==> flow/design.v <==
`timescale 1ns / 1ps
module DiscriminantCalculator(
    input signed [31:0] SphereX,
    input signed [31:0] SphereY,
    input signed [31:0] SphereZ,
    input [31:0] SphereRadius,
    input signed [31:0] RayStartX,
    input signed [31:0] RayStartY,
    input signed [31:0] RayStartZ,
    input signed [31:0] RayDirX,
    input signed [31:0] RayDirY,
    input signed [31:0] RayDirZ,
    output signed [31:0] Discriminant,
    output signed [31:0] B_out,
    output QuickIntersects,
    input CLK,
    input aresetn,
    input InputValid,
    output InputReady,
    output OutputReady
    );
    parameter waiting = 2'b00;
    parameter reading = 2'b01;
    parameter process = 2'b10;
    parameter process2 = 2'b11;
    logic [1:0] nextState;
    logic [1:0] state;
    logic signed [31:0] dx;
    logic signed [31:0] dy;
    logic signed [31:0] dz;
    logic signed [31:0] discriminant;
    logic signed [31:0] A;
    logic signed [31:0] B;
    logic signed [31:0] C;
    logic signed [31:0] distX;
    logic signed [31:0] distY;
    logic signed [31:0] distZ;
    logic [31:0] sphereRadiusSquared;
    assign InputReady = (state == waiting);
    assign OutputReady = (state == process2);
    assign Discriminant = discriminant;
    assign B_out = B;
    assign QuickIntersects = (discriminant > 0);
    always_ff@(posedge CLK) begin
        if (aresetn == 1'b0) begin
            state <= waiting;
        end else begin
            state <= nextState;
        end
        if (nextState == reading) begin
            dx <= RayDirX;
            dy <= RayDirY;
            dz <= RayDirZ;
            distX <= RayStartX - SphereX;
            distY <= RayStartY - SphereY;
            distZ <= RayStartZ - SphereZ;
            sphereRadiusSquared <= SphereRadius * SphereRadius;
            A <= RayDirX * RayDirX + RayDirY * RayDirY + RayDirZ * RayDirZ;
        end else if (nextState == process) begin
            B <= (dx * distX + dy * distY + dz * distZ) << 1;
            C <= (distX * distX + distY * distY + distZ * distZ) - sphereRadiusSquared;
        end else if (nextState == process2) begin
            discriminant <= B * B - 4 * A * C;
        end         
    end
    always_comb begin
        case (state) 
        waiting:
            if (InputValid) begin
                nextState = reading;
            end else begin
                nextState = waiting;
            end            
        reading:
            nextState = process;
        process:
            nextState = process2;
        process2:
            nextState = waiting;
        endcase
    end
endmodule
Tool chain data of DiscriminantCalculator
The steps from the RTL of DiscriminantCalculator to its reports follow in flow order.
Lines are those of the file above, counted from 1.
Cell names lack the library's common part.
{"block": "setup", "design": "DiscriminantCalculator", "clock": "CLK", "library": "sky130hd", "lib_corner": "tt_025C_1v80"}

Elaborated design
Source: Yosys, flattened and elaborated, memories not mapped. Widths are those after wreduce. Registers that Yosys merges into a memory's read port (data or address) are not register bits. Print and check cells do not count. Equal cells are merged and count once.
{"block": "classes", "equal": 6, "n_logic": 2, "reduce_and_logical": 3, "mul": 12, "add_sub_neg": 11, "cmp": 1, "mux": 2}
{"block": "op_table", "operator": "multiplier 32 x 32 -> 32 bit", "n": 4}
{"block": "op_table", "operator": "multiplier 32 x 32 -> 30 bit", "n": 3}
{"block": "op_table", "operator": "multiplier 32 x 32 -> 31 bit", "n": 3}
{"block": "op_table", "operator": "multiplier 31 x 31 -> 30 bit", "n": 1}
{"block": "op_table", "operator": "multiplier 30 x 32 -> 30 bit", "n": 1}
{"block": "op_table", "operator": "subtractor 32 bit", "n": 5}
{"block": "op_table", "operator": "adder 32 bit", "n": 2}
{"block": "op_table", "operator": "adder 31 bit", "n": 2}
{"block": "op_table", "operator": "adder 30 bit", "n": 2}
{"block": "op_table", "operator": "greater-than comparator 32 x 1 -> 1 bit with constant B", "n": 1}
{"block": "op_table", "operator": "equality test 2 bit with constant B", "n": 4}
{"block": "op_table", "operator": "parallel mux 2 bit (select 4 bit)", "n": 1}
{"block": "op_table", "operator": "equality test 2 x 1 -> 1 bit with constant B", "n": 2}
{"block": "op_table", "operator": "AND reduction 3 bit", "n": 1}
{"block": "op_table", "operator": "NOT 1 bit", "n": 2}
{"block": "op_table", "operator": "logical NOT 2 bit", "n": 1}
{"block": "op_table", "operator": "AND reduction 2 bit", "n": 1}
{"block": "op_table", "operator": "2-to-1 mux 1 bit", "n": 1}
{"block": "word_totals", "output_inout_bits": 67, "ff_bits": 351}

Logic depth
Yosys ltp: most cells in a row. Word level: on the elaborated netlist, between registers, memories and ports. Mapped: between sequential cells and ports; inverters and the memories' decode and read muxes count.
{"block": "logic_depth", "ltp_word": 5, "abc_area": 0, "ltp_mapped": 39, "depth_no_buf": 37}

After synthesis
Source: synth_stat.txt of the flow (Yosys; design flattened, memories mapped). It holds for the ABC_AREA given above (unset counts as 0); a run with the other value may have another netlist.
{"block": "mapped", "cell_count": 18271, "seq_area_um2": 10169.8, "ffs": 340, "synth_area_um2": 173606.5}
{"block": "types", "cell": "fa_1", "n": 4365, "area_total_um2": 8.74E+04}
{"block": "types", "cell": "ha_1", "n": 1699, "area_total_um2": 2.13E+04}
{"block": "types", "cell": "inv_1", "n": 5614, "area_total_um2": 2.11E+04}
{"block": "types", "cell": "edfxtp_1", "n": 336, "area_total_um2": 1.01E+04}
{"block": "types", "cell": "and2_1", "n": 1586, "area_total_um2": 9.92E+03}
{"block": "types", "cell": "nand2_1", "n": 2101, "area_total_um2": 7.89E+03}
{"block": "types", "cell": "xnor2_1", "n": 602, "area_total_um2": 5.27E+03}
{"block": "types", "cell": "clkbuf_1", "n": 638, "area_total_um2": 2.39E+03}
{"block": "types", "cell": "xor2_1", "n": 159, "area_total_um2": 1.39E+03}
{"block": "types", "cell": "a21oi_1", "n": 197, "area_total_um2": 985.946}
{"block": "types", "cell": "a21o_1", "n": 119, "area_total_um2": 893.357}
{"block": "types", "cell": "nor2_1", "n": 223, "area_total_um2": 837.053}
{"block": "types", "cell": "o21ai_0", "n": 116, "area_total_um2": 580.557}
{"block": "types", "cell": "nor2b_1", "n": 52, "area_total_um2": 325.312}
{"block": "types", "cell": "o21a_1", "n": 38, "area_total_um2": 285.274}
{"block": "types", "cell": "nand2b_1", "n": 45, "area_total_um2": 281.52}
{"block": "types", "cell": "o21bai_1", "n": 29, "area_total_um2": 217.709}
{"block": "types", "cell": "nor3_1", "n": 41, "area_total_um2": 205.197}
Other cell types: 57; their cells: 311.

Path before layout
Path of least setup slack by OpenSTA after synthesis, without wires, with an ideal clock, recovery checks aside; 20% of the period is set as input and as output delay. Where synthesis merged equal registers, the netlist keeps one of their names.
{"block": "synth_path", "path_type": "input to register", "start": "input port InputValid", "end": "register A[0]", "launch_ps": 2200, "path_delay_ps": 26009, "slack_ps": -17209, "t_required_ps": 9466, "path_stages": 1, "t_arrival_ps": 26675, "tclk_ps": 11000, "in_delay_ps": 2200, "synth_period_reached_ps": 28209}
"path_delay_ps" is the arrival time less input delay plus setup time.
"path_stages": output pins that drive a net of the path, with the launching flip-flop's if there is one; two outputs of one cell count as two.
"synth_period_reached_ps" is the clock period less the worst setup slack; recovery checks do not enter. This is arithmetic on one report: input and output delays are still those of the set period (20% each).
Between the ends stands the longest chain of elaborated cells between them, by number of cells; it is not shown to be the way that was timed. Of several equally long chains one is given.
Each line given opens the expression or statement behind the cell; cells for indexed reads and writes are added by Yosys, which also makes memories of some case tables.
{"block": "synth_between", "path_cell_list": "nor4b_1", "elab_chain_cells": 3, "cells_between": 3}
{"block": "synth_lines", "item": "start, declared", "line_no": 18, "source": "input InputValid,"}
{"block": "synth_lines", "item": "2-to-1 mux 1 bit", "line_no": 69, "source": "if (InputValid) begin"}
{"block": "synth_lines", "item": "parallel mux 2 bit (select 4 bit)", "line_no": 67, "source": "case (state)"}
{"block": "synth_lines", "item": "equality test 2 x 1 -> 1 bit", "line_no": 50, "source": "if (nextState == reading) begin"}
{"block": "synth_lines", "item": "end, assigned", "line_no": 58, "source": "A <= RayDirX * RayDirX + RayDirY * RayDirY + RayDirZ * RayDirZ;"}

Worst path after layout
From the final timing report of entry C: the path of least setup slack in the routed layout; clock arrival at registers is part of the times.
The path's times are printed in steps of 10 ps; the period is the one set.
{"block": "layout_path", "path_type": "input to register", "start": "input port RayDirZ[12]", "end": "register A[29]", "in_delay_ps": 2200, "launch_ps": 2200, "path_stages": 30, "tclk_ps": 11000, "slack_ps": 590, "t_arrival_ps": 10870, "t_required_ps": 11460}
Between the ends stands the longest chain of elaborated cells between them, by number of cells; it is not shown to be the way that was timed. Of several equally long chains one is given.
{"block": "layout_between", "path_cell_list": "clkdlybuf4s50_1 -> buf_12 -> nand2_1 -> fa_1 -> inv_1 -> fa_1 -> fa_1 -> fa_1 -> inv_1 -> fa_1 -> inv_1 -> fa_1 -> inv_1 -> fa_1 -> fa_1 -> fa_1 -> inv_1 -> fa_1 -> ha_1 -> a21o_1 -> a21o_1 -> a21oi_1 -> o311a_1 -> a31oi_1 -> buf_4 -> a221o_1 -> o31a_1 -> buf_4 -> a211o_1 -> xnor2_1", "elab_chain_cells": 2, "cells_between": 2}
{"block": "layout_lines", "item": "start, declared", "line_no": 12, "source": "input signed [31:0] RayDirZ,"}
{"block": "layout_lines", "item": "multiplier 32 x 32 -> 30 bit", "line_no": 58, "source": "A <= RayDirX * RayDirX + RayDirY * RayDirY + RayDirZ * RayDirZ;"}
{"block": "layout_lines", "item": "adder 30 bit", "line_no": 58}
{"block": "layout_lines", "item": "end, assigned", "line_no": 58}

Top module DiscriminantCalculator; platform sky130hd; tools Yosys and OpenROAD; 3 stored runs in no particular order. Input and output delays are each 20% of the period that was set; the output load is 0.01 pF.
"period_reached_ps" means the clock period less the worst setup slack. The figure is calculated, with input and output delays left at 20% of the set period.

{"run": "entry A", "settings": { "CELL_PAD_IN_SITES_DETAIL_PLACEMENT": 2, "CELL_PAD_IN_SITES_GLOBAL_PLACEMENT": 2, "CORE_ASPECT_RATIO": 1.52, "CORE_MARGIN": 5, "CORE_UTILIZATION": 46, "CTS_CLUSTER_DIAMETER": 225, "CTS_CLUSTER_SIZE": 68, "GPL_ROUTABILITY_DRIVEN": 1, "GPL_TIMING_DRIVEN": 0, "MIN_ROUTING_LAYER": "met2", "TNS_END_PERCENT": 75, "period_ns": 11.6, "CAP_MARGIN": 20, "SLEW_MARGIN": 20 }, "outcome": "not finished: routing ended with error GRT-0116"}
{"run": "entry B", "settings": { "CELL_PAD_IN_SITES_DETAIL_PLACEMENT": 2, "CELL_PAD_IN_SITES_GLOBAL_PLACEMENT": 0, "CORE_ASPECT_RATIO": 1.52, "CORE_MARGIN": 5, "CORE_UTILIZATION": 46, "CTS_CLUSTER_DIAMETER": 205, "GPL_ROUTABILITY_DRIVEN": 1, "GPL_TIMING_DRIVEN": 1, "MIN_ROUTING_LAYER": "met2", "TNS_END_PERCENT": 75, "period_ns": 9.43, "CAP_MARGIN": 20, "SLEW_MARGIN": 20 }, "outcome": "not finished: clock tree synthesis ended with error DPL-0033"}
{"run": "entry C", "settings": { "period_ns": 11.0, "CAP_MARGIN": 20, "CORE_MARGIN": 2, "CORE_UTILIZATION": 40, "SLEW_MARGIN": 20 }, "results": { "yosys_chip_area_um2": 173606.5, "total_die_area_um2": 439304.0, "final_stdcell_area_um2": 187977.0, "post_route_util_pct": 43.6, "worstSetupSlack_ps": 592, "setupTns_ps": 0, "hold_worst_slack_ps": 515, "period_reached_ps": 10408 }}
